==> flow/design.v <==
module alu #(
    parameter INST_W = 4,
    parameter INT_W  = 6,
    parameter FRAC_W = 10,
    parameter DATA_W = INT_W + FRAC_W
)(
    input                      i_clk,
    input                      i_rst_n,
    input                      i_in_valid,
    output                     o_busy,
    input         [INST_W-1:0] i_inst,
    input  signed [DATA_W-1:0] i_data_a,
    input  signed [DATA_W-1:0] i_data_b,
    output                     o_out_valid,
    output        [DATA_W-1:0] o_data
);
localparam SADD = 4'd0;  
localparam SSUB = 4'd1;  
localparam SMUL = 4'd2;  
localparam SACC = 4'd3;  
localparam SOFT = 4'd4;  
localparam XOR = 4'd5;   
localparam ARSH = 4'd6;  
localparam LROT = 4'd7;  
localparam CLZ = 4'd8;   
localparam RM4 = 4'd9;   
localparam MEM_H = 16;   
integer i;
localparam RANGE1 = 6'b100000;
localparam RANGE2 = 6'b010000;
localparam RANGE3 = 6'b001000;
localparam RANGE4 = 6'b000100;
localparam RANGE5 = 6'b000010;
localparam RANGE6 = 6'b000001;
localparam WAIT = 1'b0;
localparam EXE = 1'b1;
reg signed [DATA_W-1:0] comb_result; 
reg [DATA_W-1:0] rot_result; 
reg [DATA_W-1:0] add_sub_result;
reg signed [DATA_W+3:0] acc_result20;
reg signed [DATA_W-1:0] acc_result;
reg signed [DATA_W:0] add_sub_result17;
reg [DATA_W-1:0] arsh_result;
reg [2*DATA_W-1:0] lrot_base;
reg [DATA_W-1:0] lrot_result;
reg [4:0] clz_result;
reg [12:0] rm4_result;
reg [7:0] clz8;
reg [3:0] clz4;
wire [5:0] soft_range;
reg signed [DATA_W-1:0] soft_result;
reg [DATA_W-1:0] o_data_buffer;
reg busy_buffer;
reg ovalid_buffer;
reg [INST_W-1:0] inst_buffer;
reg signed [DATA_W-1:0] data_a_buffer;
reg signed [DATA_W-1:0] data_b_buffer;
reg signed [DATA_W+3:0] acc_mem [MEM_H-1:0];     
reg cs, ns;
always @(posedge i_clk or negedge i_rst_n) begin
    if(!i_rst_n) begin
        for (i=0; i<16; i=i+1) begin
            acc_mem[i] <= 20'd0;
        end
    end
    else if (inst_buffer == SACC)begin
        acc_mem[data_a_buffer[3:0]] <= acc_result20;
    end
end
always @(posedge i_clk or negedge i_rst_n) begin
    if(!i_rst_n) begin
        cs <= WAIT;
    end
    else begin
        cs <= ns;
    end
end
always @(*) begin
    if (cs == WAIT) begin
        ns = (i_in_valid) ? EXE : WAIT;
    end
    else begin
        ns = WAIT;
    end
end
always @(posedge i_clk or negedge i_rst_n) begin
    if(!i_rst_n) begin
        busy_buffer <= 1'b0;
        ovalid_buffer <= 1'b0;
        inst_buffer <= 4'd0;
        o_data_buffer <= 16'd0;
        data_a_buffer <= 16'd0;
        data_b_buffer <= 16'd0;
    end
    else begin
        inst_buffer <= i_inst;
        o_data_buffer <= comb_result;
        data_a_buffer <= i_data_a;
        data_b_buffer <= i_data_b;
        if (cs == WAIT) begin
            busy_buffer <= (i_in_valid) ? 1'b1 : 1'b0;
            ovalid_buffer <= 1'b0;
        end
        else begin
            busy_buffer <= 1'b0;
            ovalid_buffer <= 1'b1;
        end
    end
end
assign o_data = o_data_buffer;
assign o_out_valid = ovalid_buffer;
assign o_busy = busy_buffer;
assign soft_range[5] = data_a_buffer >= 16'sh0800;                                      
assign soft_range[4] = (data_a_buffer >= 16'sh0000) && (data_a_buffer < 16'sh0800);     
assign soft_range[3] = (data_a_buffer >= 16'shfc00) && (data_a_buffer < 16'sh0000);     
assign soft_range[2] = (data_a_buffer >= 16'shf800) && (data_a_buffer < 16'shfc00);     
assign soft_range[1] = (data_a_buffer >= 16'shf400) && (data_a_buffer < 16'shf800);     
assign soft_range[0] = (data_a_buffer < 16'shf400);                                     
always @(*) begin
    comb_result = 16'd0;
    case(inst_buffer)
        SADD : begin
            comb_result = add_sub_result;
        end
        SSUB : begin
            comb_result = add_sub_result;
        end 
        SMUL : begin
            comb_result = S_mul(data_a_buffer, data_b_buffer);
        end
        SACC : begin
            comb_result = acc_result;
        end
        SOFT : begin
            comb_result = soft_result;
        end
        XOR : begin
            comb_result = data_a_buffer ^ data_b_buffer;
        end
        ARSH : begin
            comb_result = arsh_result;
        end
        LROT : begin
            comb_result = lrot_result;
        end
        CLZ : begin
            comb_result = (clz_result[4]) ? 16'h0010 : {12'b0, clz_result[3:0]};
        end
        RM4 : begin
            comb_result = {3'd0,rm4_result};
        end
    endcase
end
always @(*) begin
    acc_result20 = (acc_mem[data_a_buffer[3:0]] + data_b_buffer);
    if (acc_result20 > 20'sh07fff) begin
        acc_result = 16'h7fff;
    end
    else if (acc_result20 < 20'shf8000) begin
        acc_result = 16'h8000;
    end
    else begin
        acc_result = acc_result20[DATA_W-1:0];
    end
end
always @(*) begin
    add_sub_result17 = (inst_buffer[0]) ? (data_a_buffer - data_b_buffer) : (data_a_buffer + data_b_buffer);
    if (!add_sub_result17[DATA_W]) begin  
        add_sub_result = (add_sub_result17 > 17'sh07fff) ? 16'h7fff : add_sub_result17[DATA_W-1:0];  
    end
    else begin   
        add_sub_result = (add_sub_result17 < 17'sh18000) ? 16'h8000 : add_sub_result17[DATA_W-1:0];
    end
end
always @(*) begin
    soft_result = 16'd0;
    case (soft_range)
        RANGE1 : begin               
            soft_result = data_a_buffer;                                                                     
        end 
        RANGE2 : begin                           
            soft_result = dev3($signed({data_a_buffer, 1'b0}) + 18'sh00800);     
        end
        RANGE3 : begin
            soft_result = dev3($signed(({data_a_buffer[DATA_W-1], data_a_buffer})) + 18'sh00800);          
        end
        RANGE4 : begin
            soft_result = dev9($signed({data_a_buffer, 1'b0}) + 18'sh01400);     
        end
        RANGE5 : begin
            soft_result = dev9($signed({data_a_buffer[DATA_W-1], data_a_buffer}) + 18'sh00c00);          
        end
        RANGE6 : begin
            soft_result = 16'd0;                                                                     
        end
    endcase
end
always @(*) begin
    arsh_result = data_a_buffer >>> data_b_buffer[4:0];
end
always @(*) begin
    lrot_base = {2{data_a_buffer}};
    lrot_result = lrot_base[(5'd16-data_b_buffer[4:0])+:DATA_W];
end
always @(*) begin
    clz_result[4] = (~|data_a_buffer);
    clz_result[3] = (~|data_a_buffer[15:8]);
    clz8 = (clz_result[3]) ? data_a_buffer[7:0] : data_a_buffer[15:8];
    clz_result[2] = (~|clz8[7:4]);
    clz4 = (clz_result[2]) ? clz8[3:0] : clz8[7:4];
    clz_result[1] = (~|clz4[3:2]);
    clz_result[0] = (clz_result[1]) ? ~clz4[1] : ~clz4[3];
end
always @(*) begin
    for (i=0; i<13; i=i+1) begin
        rm4_result[i] = data_a_buffer[i+:4] == data_b_buffer[(15-i)-:4];
    end
end
function automatic [DATA_W-1:0] S_mul;
    input signed [DATA_W-1:0] data_a;
    input signed [DATA_W-1:0] data_b;
    reg signed [2*DATA_W-1:0] mul_result;
    begin
        mul_result = data_a * data_b;
        if (!mul_result[2*DATA_W-1]) begin
            if (mul_result > 32'sh01fffc00) begin
                S_mul = 16'h7fff;  
            end
            else begin
                S_mul = (mul_result[9]) ? mul_result[25:10] + 16'sd1 : mul_result[25:10];   
            end
        end
        else begin
            if (mul_result < 32'shfe000000) begin
                S_mul = 16'h8000;   
            end
            else begin
                S_mul = (mul_result[9]) ? mul_result[25:10] + 16'sd1 : mul_result[25:10];   
            end
        end
    end
endfunction
localparam EXT_BIT = 10;
function automatic [DATA_W-1:0] dev3;
    input signed [17:0] devident;        
    reg signed [EXT_BIT+17:0] ext_devident;
    reg signed [EXT_BIT+17:0] Q0;
    reg signed [EXT_BIT+17:0] Q1;
    reg signed [EXT_BIT+17:0] Q2;
    reg signed [EXT_BIT+17:0] Q3, Q3_plus1;
    begin
        ext_devident = {devident, 10'b0};            
        Q0 = ((ext_devident >> 2) + ext_devident) >> 2;
        Q1 = (Q0 + ext_devident) >> 1;
        Q2 = ((Q1 >> 6) + Q1);
        Q3 = ((Q2 >> 12) + Q2) >> 1;
        Q3_plus1 = Q3 + $signed({18'h00001,10'b0});   
        dev3 = (Q3[EXT_BIT-1]) ? Q3_plus1[EXT_BIT+15:EXT_BIT] : Q3[EXT_BIT+15:EXT_BIT];
    end
endfunction
function automatic [DATA_W-1:0] dev9;
    input signed [17:0] devident;
    reg signed [EXT_BIT+17:0] ext_devident;
    reg signed [EXT_BIT+17:0] Q0;
    reg signed [EXT_BIT+17:0] Q1;
    reg signed [EXT_BIT+17:0] Q2;
    reg signed [EXT_BIT+17:0] Q3, Q3_plus1;
    begin
        ext_devident = {devident, 10'b0};    
        Q0 = ((ext_devident >> 1) + ext_devident) >> 1;
        Q1 = (Q0 + ext_devident) >> 1;
        Q2 = ((Q1 >> 6) + Q1);
        Q3 = ((Q2 >> 12) + Q2) >> 3;
        Q3_plus1 = Q3 + $signed({18'h00001,10'b0});   
        dev9 = (Q3[EXT_BIT-1]) ? Q3_plus1[EXT_BIT+15:EXT_BIT] : Q3[EXT_BIT+15:EXT_BIT];
    end
endfunction
endmodule
# [Reports on alu]
# Each step is given for the RTL above and for the edited RTL.
# "before" refers to lines of the RTL above, "after" to lines of the edited file.
# "change" is "after" less "before", of the values as shown; "change_rel_pct" is that difference over "before", in percent.
# Operators carry their Yosys type and port widths (W data, S select, Z words).
# Not given: --
[setup] design="alu" clock_port="i_clk" library="sky130hd" corner="tt_025C_1v80"

# [Diff]
# Unified diff, file above to edited file.
# This change comes from a script, not from a designer. The edited design behaves differently; no optimisation was intended.
# begin of diff
@@ -241,5 +241,5 @@
     end
 endfunction
-localparam EXT_BIT = 10;
+localparam EXT_BIT = 5;
 function automatic [DATA_W-1:0] dev3;
     input signed [17:0] devident;        
# end of diff

# [Word-level counts]
# Yosys after proc, flatten, opt, wreduce and memory -nomap, before mapping. Print and check cells are not counted.
[bits] element="ff_bits" before=374 after=374 change=0 change_rel_pct=0.00
[bits] element="in_bits" before=39 after=39 change=0 change_rel_pct=0.00
[bits] element="out_inout_bits" before=18 after=18 change=0 change_rel_pct=0.00
[bits] element="elab_cells" before=169 after=169 change=0 change_rel_pct=0.00
[op_classes] element="addsub" before=29 after=29 change=0 change_rel_pct=0.00
[op_classes] element="multipliers" before=1 after=1 change=0 change_rel_pct=0.00
[op_classes] element="n_cmp" before=16 after=16 change=0 change_rel_pct=0.00
[op_classes] element="n_eq" before=42 after=42 change=0 change_rel_pct=0.00
[op_classes] element="n_shift" before=2 after=2 change=0 change_rel_pct=0.00
[op_classes] element="muxes" before=24 after=24 change=0 change_rel_pct=0.00
[op_classes] element="bitwise" before=3 after=3 change=0 change_rel_pct=0.00
[op_classes] element="n_reduce_logical" before=30 after=30 change=0 change_rel_pct=0.00
[ops] operator="$add A21 B27 Y28" before=4 after=0 change=-4 change_rel_pct=-100.00
[ops] operator="$add A13 B13 Y13 const B" before=0 after=4 change=4
[ops] operator="$add A16 B22 Y23" before=0 after=4 change=4
[ops] operator="$add A22 B23 Y23" before=0 after=4 change=4
[ops] operator="$add A23 B23 Y23" before=0 after=4 change=4
[ops] operator="$add A16 B13 Y17 const B" before=2 after=0 change=-2 change_rel_pct=-100.00
[ops] operator="$add A17 B27 Y27" before=2 after=0 change=-2 change_rel_pct=-100.00
[ops] operator="$add A17 B28 Y28" before=2 after=0 change=-2 change_rel_pct=-100.00
[ops] operator="$add A25 B11 Y26 const B" before=2 after=0 change=-2 change_rel_pct=-100.00
[ops] operator="$add A26 B11 Y26 const B" before=2 after=0 change=-2 change_rel_pct=-100.00
[ops] operator="$add A27 B27 Y28" before=2 after=0 change=-2 change_rel_pct=-100.00
[ops] operator="$add A27 B28 Y28" before=2 after=0 change=-2 change_rel_pct=-100.00
[ops] operator="$add A28 B27 Y28" before=2 after=0 change=-2 change_rel_pct=-100.00
[ops] operator="$add A28 B28 Y28" before=2 after=0 change=-2 change_rel_pct=-100.00
[ops] operator="$add A12 B22 Y22" before=0 after=2 change=2
[ops] operator="$add A12 B23 Y23" before=0 after=2 change=2
[ops] operator="$add A20 B11 Y21 const B" before=0 after=2 change=2
[ops] operator="$add A21 B11 Y21 const B" before=0 after=2 change=2
[ops] operator="$add A17 B13 Y18 const B" before=1 after=0 change=-1 change_rel_pct=-100.00
[ops] operator="$add A17 B14 Y18 const B" before=1 after=0 change=-1 change_rel_pct=-100.00
[ops] operator="$reduce_and A2 Y1" before=16 after=16 change=0 change_rel_pct=0.00
[ops] operator="$eq A4 B4 Y1" before=13 after=13 change=0 change_rel_pct=0.00
[ops] operator="$mux W16" before=13 after=13 change=0 change_rel_pct=0.00
[ops] operator="$eq A4 B4 Y1 const B" before=10 after=10 change=0 change_rel_pct=0.00
[ops] operator="$eq A4 B3 Y1 const B" before=8 after=8 change=0 change_rel_pct=0.00
[ops] operator="$eq A4 B2 Y1 const B" before=4 after=4 change=0 change_rel_pct=0.00
[ops] operator="$logic_and A1 B1 Y1" before=4 after=4 change=0 change_rel_pct=0.00
[ops] operator="$mux W1" before=4 after=4 change=0 change_rel_pct=0.00
# The list need not be complete.

# [Longest topological paths]
# Depth = most cells in a row (Yosys ltp): at word level without a register or memory, in the mapped netlist without a sequential cell, where the memories' decode and read muxes count.
[depth] element="depth_word" before=9 after=9 change=0 change_rel_pct=0.00
[depth] element="abc_area" before="0" after="0"
[depth] element="depth_mapped" before=53 after=47 change=-6 change_rel_pct=-11.32
[depth] element="depth_no_buf" before=52 after=46 change=-6 change_rel_pct=-11.54

# [Mapped cells and area]
# Yosys stat after the flow's synthesis: flattened, memories mapped to cells. It holds for the ABC_AREA given above (unset counts as 0); a run with the other value may have another netlist.
[synth_totals] element="stdcells" before=4846 after=4430 change=-416 change_rel_pct=-8.58
[synth_totals] element="yosys_area_um2" before=41154.5 after=38247.9 change=-2906.6 change_rel_pct=-7.06
[synth_totals] element="seqArea_um2" before=9359.0 after=9359.0 change=0.0 change_rel_pct=0.00
[synth_totals] element="ff_cells" before=374 after=374 change=0 change_rel_pct=0.00
[synth_totals] element="n_buf" before=221 after=223 change=2 change_rel_pct=0.90
[by_type] type="sky130_fd_sc_hd__xnor2_1" before=265 after=174 change=-91 change_rel_pct=-34.34
[by_type] type="sky130_fd_sc_hd__ha_1" before=409 after=334 change=-75 change_rel_pct=-18.34
[by_type] type="sky130_fd_sc_hd__a21oi_1" before=285 after=219 change=-66 change_rel_pct=-23.16
[by_type] type="sky130_fd_sc_hd__nor2_1" before=251 after=206 change=-45 change_rel_pct=-17.93
[by_type] type="sky130_fd_sc_hd__nand2_1" before=620 after=576 change=-44 change_rel_pct=-7.10
[by_type] type="sky130_fd_sc_hd__nand3_1" before=97 after=62 change=-35 change_rel_pct=-36.08
[by_type] type="sky130_fd_sc_hd__inv_1" before=455 after=421 change=-34 change_rel_pct=-7.47
[by_type] type="sky130_fd_sc_hd__o21ai_0" before=457 after=426 change=-31 change_rel_pct=-6.78
[by_type] type="sky130_fd_sc_hd__o21bai_1" before=42 after=16 change=-26 change_rel_pct=-61.90
[by_type] type="sky130_fd_sc_hd__o22a_1" before=2 after=21 change=19 change_rel_pct=950.00
[by_type] type="sky130_fd_sc_hd__mux2_2" before=41 after=24 change=-17 change_rel_pct=-41.46
[by_type] type="sky130_fd_sc_hd__a31oi_1" before=37 after=22 change=-15 change_rel_pct=-40.54
[by_type] type="sky130_fd_sc_hd__nand4_1" before=30 after=43 change=13 change_rel_pct=43.33
[by_type] type="sky130_fd_sc_hd__o211ai_1" before=19 after=31 change=12 change_rel_pct=63.16
[by_type] type="sky130_fd_sc_hd__nor2b_1" before=36 after=25 change=-11 change_rel_pct=-30.56
[by_type] type="sky130_fd_sc_hd__nand2b_1" before=38 after=28 change=-10 change_rel_pct=-26.32
[by_type] type="sky130_fd_sc_hd__a221oi_1" before=23 after=32 change=9 change_rel_pct=39.13
[by_type] type="sky130_fd_sc_hd__mux4_2" before=10 after=1 change=-9 change_rel_pct=-90.00
# The list need not be complete.

# [Worst setup path after synthesis]
# OpenSTA on the mapped netlist: ideal clock, no wires. The path of least setup slack (recovery checks aside). Input and output delay are each 20% of the period. Register names are those of the netlist, which keeps one name where synthesis merged equal registers.
[synth_path] element="path_type" before="register to register" after="register to register"
[synth_path] element="startpoint" before="reg data_a_buffer[1]" after="reg data_a_buffer[1]"
[synth_path] element="endpoint" before="reg o_data_buffer[6]" after="reg o_data_buffer[11]"
[synth_path] element="tclk_ns" before=11.0 after=11.0 change=0.0 change_rel_pct=0.00
[synth_path] element="setup_ns" before=0.131 after=0.126 change=-0.005
[synth_path] element="launch_ns" before=0.000 after=0.000 change=0.000
[synth_path] element="arrival_time_ns" before=9.705 after=8.777 change=-0.928 change_rel_pct=-9.56
[synth_path] element="required_ns" before=10.869 after=10.874 change=0.005 change_rel_pct=0.05
[synth_path] element="slack_ns" before=1.164 after=2.097 change=0.933
[synth_path] element="delay_ns" before=9.836 after=8.903 change=-0.933 change_rel_pct=-9.49
[synth_path] element="driving_pins" before=52 after=45 change=-7 change_rel_pct=-13.46
[synth_path] element="path_buffers" before=0 after=2 change=2
[synth_path] element="period_less_setup_slack_ns" before=9.836 after=8.903 change=-0.933 change_rel_pct=-9.49
# "delay_ns" is the arrival time less input delay plus setup time.
# "driving_pins": output pins that drive a net of the path, with the launching flip-flop's if there is one; two outputs of one cell count as two.
# "period_less_setup_slack_ns" = period - worst setup slack (recovery checks aside). The figure is calculated, with input and output delays left at 20% of the set period.
[synth_via_before] cell_sequence="sky130_fd_sc_hd__dfrtp_1 > sky130_fd_sc_hd__inv_1 > sky130_fd_sc_hd__ha_1 > sky130_fd_sc_hd__a21o_1 > sky130_fd_sc_hd__a21oi_1 > sky130_fd_sc_hd__o21ai_0 > sky130_fd_sc_hd__a21oi_1 > sky130_fd_sc_hd__o21ai_0 > sky130_fd_sc_hd__a21oi_1 > sky130_fd_sc_hd__nor2b_1 > sky130_fd_sc_hd__nor2_1 > sky130_fd_sc_hd__nor2b_1 > sky130_fd_sc_hd__nor2_1 > sky130_fd_sc_hd__nor2_1 > sky130_fd_sc_hd__a32oi_1 > sky130_fd_sc_hd__o21a_1 > sky130_fd_sc_hd__xnor2_1 > sky130_fd_sc_hd__ha_1 > (+16 left out) > sky130_fd_sc_hd__o21ai_0 > sky130_fd_sc_hd__o32a_1 > sky130_fd_sc_hd__nand2_1 > sky130_fd_sc_hd__or3b_2 > sky130_fd_sc_hd__a31oi_1 > sky130_fd_sc_hd__nor2b_1 > sky130_fd_sc_hd__nor2_1 > sky130_fd_sc_hd__nor2b_1 > sky130_fd_sc_hd__nor2_1 > sky130_fd_sc_hd__xnor2_1 > sky130_fd_sc_hd__ha_1 > sky130_fd_sc_hd__nand2_1 > sky130_fd_sc_hd__o21ai_0 > sky130_fd_sc_hd__a22o_1 > sky130_fd_sc_hd__nand2_1 > sky130_fd_sc_hd__xor2_1 > sky130_fd_sc_hd__o22ai_1 > sky130_fd_sc_hd__or3_1"
[synth_lines_before] element="start, declared" line=56 text="reg signed [DATA_W-1:0] data_a_buffer;"
[synth_lines_before] element="start, assigned" line=92 text="data_a_buffer <= 16'd0;"
[synth_lines_before] element="start, assigned" line=98 text="data_a_buffer <= i_data_a;"
[synth_lines_before] element="end, assigned" line=91 text="o_data_buffer <= 16'd0;"
[synth_lines_before] element="end, assigned" line=97 text="o_data_buffer <= comb_result;"
[synth_lines_before] element="end, declared" line=52 text="reg [DATA_W-1:0] o_data_buffer;"
# before: Chain of elaborated cells between the ends: none given.
[synth_via_after] cell_sequence="sky130_fd_sc_hd__dfrtp_1 > sky130_fd_sc_hd__inv_1 > sky130_fd_sc_hd__ha_1 > sky130_fd_sc_hd__a21o_1 > sky130_fd_sc_hd__a21oi_1 > sky130_fd_sc_hd__o21ai_0 > sky130_fd_sc_hd__a21oi_1 > sky130_fd_sc_hd__o21bai_1 > sky130_fd_sc_hd__a21oi_1 > sky130_fd_sc_hd__inv_1 > sky130_fd_sc_hd__a21oi_1 > sky130_fd_sc_hd__inv_1 > sky130_fd_sc_hd__a21oi_1 > sky130_fd_sc_hd__xor2_1 > sky130_fd_sc_hd__ha_1 > sky130_fd_sc_hd__clkbuf_1 > sky130_fd_sc_hd__a21o_1 > sky130_fd_sc_hd__nor3_1 > (+9 left out) > sky130_fd_sc_hd__a2111o_1 > sky130_fd_sc_hd__xnor2_1 > sky130_fd_sc_hd__inv_1 > sky130_fd_sc_hd__ha_1 > sky130_fd_sc_hd__a311o_1 > sky130_fd_sc_hd__a31oi_1 > sky130_fd_sc_hd__nor2_1 > sky130_fd_sc_hd__a211oi_2 > sky130_fd_sc_hd__buf_2 > sky130_fd_sc_hd__nor2_1 > sky130_fd_sc_hd__xnor2_2 > sky130_fd_sc_hd__inv_1 > sky130_fd_sc_hd__ha_1 > sky130_fd_sc_hd__nor2b_1 > sky130_fd_sc_hd__o21ai_1 > sky130_fd_sc_hd__nor3_1 > sky130_fd_sc_hd__xor2_1 > sky130_fd_sc_hd__a221o_1"
[synth_lines_after] element="start, declared" line=56 text="reg signed [DATA_W-1:0] data_a_buffer;"
[synth_lines_after] element="start, assigned" line=92 text="data_a_buffer <= 16'd0;"
[synth_lines_after] element="start, assigned" line=98 text="data_a_buffer <= i_data_a;"
[synth_lines_after] element="end, assigned" line=91 text="o_data_buffer <= 16'd0;"
[synth_lines_after] element="end, assigned" line=97 text="o_data_buffer <= comb_result;"
[synth_lines_after] element="end, declared" line=52 text="reg [DATA_W-1:0] o_data_buffer;"
# after: Chain of elaborated cells between the ends: none given.

# [Timing after layout]
# From the final timing report of the runs of set A: the path of least setup slack in the routed layout; clock arrival at registers is part of the times.
[layout_path] element="path_type" before="register to register" after="register to register"
[layout_path] element="startpoint" before="reg data_a_buffer[1]" after="reg data_a_buffer[3]"
[layout_path] element="endpoint" before="reg o_data_buffer[8]" after="reg o_data_buffer[10]"
[layout_path] element="tclk_ns" before=11.0 after=11.0 change=0.0 change_rel_pct=0.00
[layout_path] element="setup_ns" before=0.17 after=0.18 change=0.01
[layout_path] element="launch_ns" before=0.62 after=0.62 change=0.00 change_rel_pct=0.00
[layout_path] element="arrival_time_ns" before=10.75 after=10.76 change=0.01 change_rel_pct=0.09
[layout_path] element="required_ns" before=11.46 after=11.44 change=-0.02 change_rel_pct=-0.17
[layout_path] element="slack_ns" before=0.71 after=0.68 change=-0.03
[layout_path] element="driving_pins" before=53 after=28 change=-25 change_rel_pct=-47.17
[layout_path] element="path_buffers" before=2 after=1 change=-1 change_rel_pct=-50.00
[layout_via_before] cell_sequence="sky130_fd_sc_hd__dfrtp_2 > sky130_fd_sc_hd__buf_8 > sky130_fd_sc_hd__ha_1 > sky130_fd_sc_hd__buf_4 > sky130_fd_sc_hd__a21o_1 > sky130_fd_sc_hd__a21oi_1 > sky130_fd_sc_hd__o21ai_0 > sky130_fd_sc_hd__a21oi_2 > sky130_fd_sc_hd__o21ai_0 > sky130_fd_sc_hd__a21oi_1 > sky130_fd_sc_hd__nor2b_1 > sky130_fd_sc_hd__nor2_1 > sky130_fd_sc_hd__nor2b_1 > sky130_fd_sc_hd__nor2_1 > sky130_fd_sc_hd__nor2_1 > sky130_fd_sc_hd__a32oi_1 > sky130_fd_sc_hd__o21a_1 > sky130_fd_sc_hd__xnor2_1 > (+17 left out) > sky130_fd_sc_hd__o21ai_0 > sky130_fd_sc_hd__o32a_1 > sky130_fd_sc_hd__nand2_1 > sky130_fd_sc_hd__or3b_2 > sky130_fd_sc_hd__a31oi_2 > sky130_fd_sc_hd__nor2b_1 > sky130_fd_sc_hd__nor2_1 > sky130_fd_sc_hd__nor2b_1 > sky130_fd_sc_hd__nor2_1 > sky130_fd_sc_hd__xnor2_1 > sky130_fd_sc_hd__ha_1 > sky130_fd_sc_hd__nand2_1 > sky130_fd_sc_hd__nor2_1 > sky130_fd_sc_hd__a22o_1 > sky130_fd_sc_hd__nand3_1 > sky130_fd_sc_hd__mux2i_1 > sky130_fd_sc_hd__a221oi_2 > sky130_fd_sc_hd__o221ai_1"
[layout_lines_before] element="start, declared" line=56 text="reg signed [DATA_W-1:0] data_a_buffer;"
[layout_lines_before] element="start, assigned" line=92 text="data_a_buffer <= 16'd0;"
[layout_lines_before] element="start, assigned" line=98 text="data_a_buffer <= i_data_a;"
[layout_lines_before] element="end, assigned" line=91 text="o_data_buffer <= 16'd0;"
[layout_lines_before] element="end, assigned" line=97 text="o_data_buffer <= comb_result;"
[layout_lines_before] element="end, declared" line=52 text="reg [DATA_W-1:0] o_data_buffer;"
# before: Chain of elaborated cells between the ends: none given.
[layout_via_after] cell_sequence="sky130_fd_sc_hd__dfrtp_1 > sky130_fd_sc_hd__buf_4 > sky130_fd_sc_hd__ha_1 > sky130_fd_sc_hd__inv_1 > sky130_fd_sc_hd__fa_1 > sky130_fd_sc_hd__inv_1 > sky130_fd_sc_hd__fa_1 > sky130_fd_sc_hd__fa_1 > sky130_fd_sc_hd__inv_1 > sky130_fd_sc_hd__fa_1 > sky130_fd_sc_hd__fa_1 > sky130_fd_sc_hd__inv_1 > sky130_fd_sc_hd__fa_1 > sky130_fd_sc_hd__ha_1 > sky130_fd_sc_hd__a211oi_1 > sky130_fd_sc_hd__nand2_1 > sky130_fd_sc_hd__o2111ai_1 > sky130_fd_sc_hd__or3_1 > sky130_fd_sc_hd__o21ai_0 > sky130_fd_sc_hd__a2111oi_0 > sky130_fd_sc_hd__o21ai_0 > sky130_fd_sc_hd__a21oi_1 > sky130_fd_sc_hd__nand4_1 > sky130_fd_sc_hd__o21bai_1 > sky130_fd_sc_hd__nor2_1 > sky130_fd_sc_hd__nor3_1 > sky130_fd_sc_hd__nor4bb_1 > sky130_fd_sc_hd__o211ai_1"
[layout_lines_after] element="start, declared" line=56 text="reg signed [DATA_W-1:0] data_a_buffer;"
[layout_lines_after] element="start, assigned" line=92 text="data_a_buffer <= 16'd0;"
[layout_lines_after] element="start, assigned" line=98 text="data_a_buffer <= i_data_a;"
[layout_lines_after] element="end, assigned" line=91 text="o_data_buffer <= 16'd0;"
[layout_lines_after] element="end, assigned" line=97 text="o_data_buffer <= comb_result;"
[layout_lines_after] element="end, declared" line=52 text="reg [DATA_W-1:0] o_data_buffer;"
# after: Chain of elaborated cells between the ends: none given.

# [Layout results]
# Runs of the flow (Yosys, OpenROAD) on both versions; the two runs of a pair have the same settings. The constraints put input and output delay at 20% of the set period each and load the outputs with 0.01 pF.
[flow_settings_set_A] period_ns=11.0 CAP_MARGIN=20 CORE_MARGIN=2 CORE_UTILIZATION=40 SLEW_MARGIN=20
[results_set_A] element="yosys_chip_area_um2" before=41154.5 after=38247.9 change=-2906.6 change_rel_pct=-7.06
[results_set_A] element="design_die_area_um2" before=105469.0 after=98109.9 change=-7359.1 change_rel_pct=-6.98
[results_set_A] element="stdcell_area_um2" before=45234.6 after=42079.1 change=-3155.5 change_rel_pct=-6.98
[results_set_A] element="finalUtil_frac" before=0.444 after=0.444 change=0.000
[results_set_A] element="setup_worst_slack_ns" before=0.708 after=0.676 change=-0.032
[results_set_A] element="timing.setup.tns_ns" before=0.000 after=0.000 change=0.000
[results_set_A] element="holdWs_ns" before=0.401 after=0.404 change=0.003
[results_set_A] element="timing.achieved_period_ns" before=10.292 after=10.324 change=0.032 change_rel_pct=0.31
[flow_settings_set_B] CELL_PAD_IN_SITES_DETAIL_PLACEMENT=0 CORE_ASPECT_RATIO=0.76 CORE_UTILIZATION=38 SETUP_SLACK_MARGIN=-0.18 TNS_END_PERCENT=75 period_ns=15.8 CAP_MARGIN=20 CORE_MARGIN=2 SLEW_MARGIN=20
[results_set_B] element="yosys_chip_area_um2" before=41154.5 after=38247.9 change=-2906.6 change_rel_pct=-7.06
[results_set_B] element="design_die_area_um2" before=110975.0 after=103231.0 change=-7744.0 change_rel_pct=-6.98
[results_set_B] element="stdcell_area_um2" before=44974.4 after=41944.0 change=-3030.4 change_rel_pct=-6.74
[results_set_B] element="finalUtil_frac" before=0.418 after=0.42 change=0.002
[results_set_B] element="setup_worst_slack_ns" before=3.976 after=4.717 change=0.741
[results_set_B] element="timing.setup.tns_ns" before=0.000 after=0.000 change=0.000
[results_set_B] element="holdWs_ns" before=0.401 after=0.411 change=0.010
[results_set_B] element="timing.achieved_period_ns" before=11.824 after=11.083 change=-0.741 change_rel_pct=-6.27
# By "timing.achieved_period_ns" is meant the clock period of the run minus its worst setup slack. This is arithmetic on one report: input and output delays are still those of the set period (20% each).
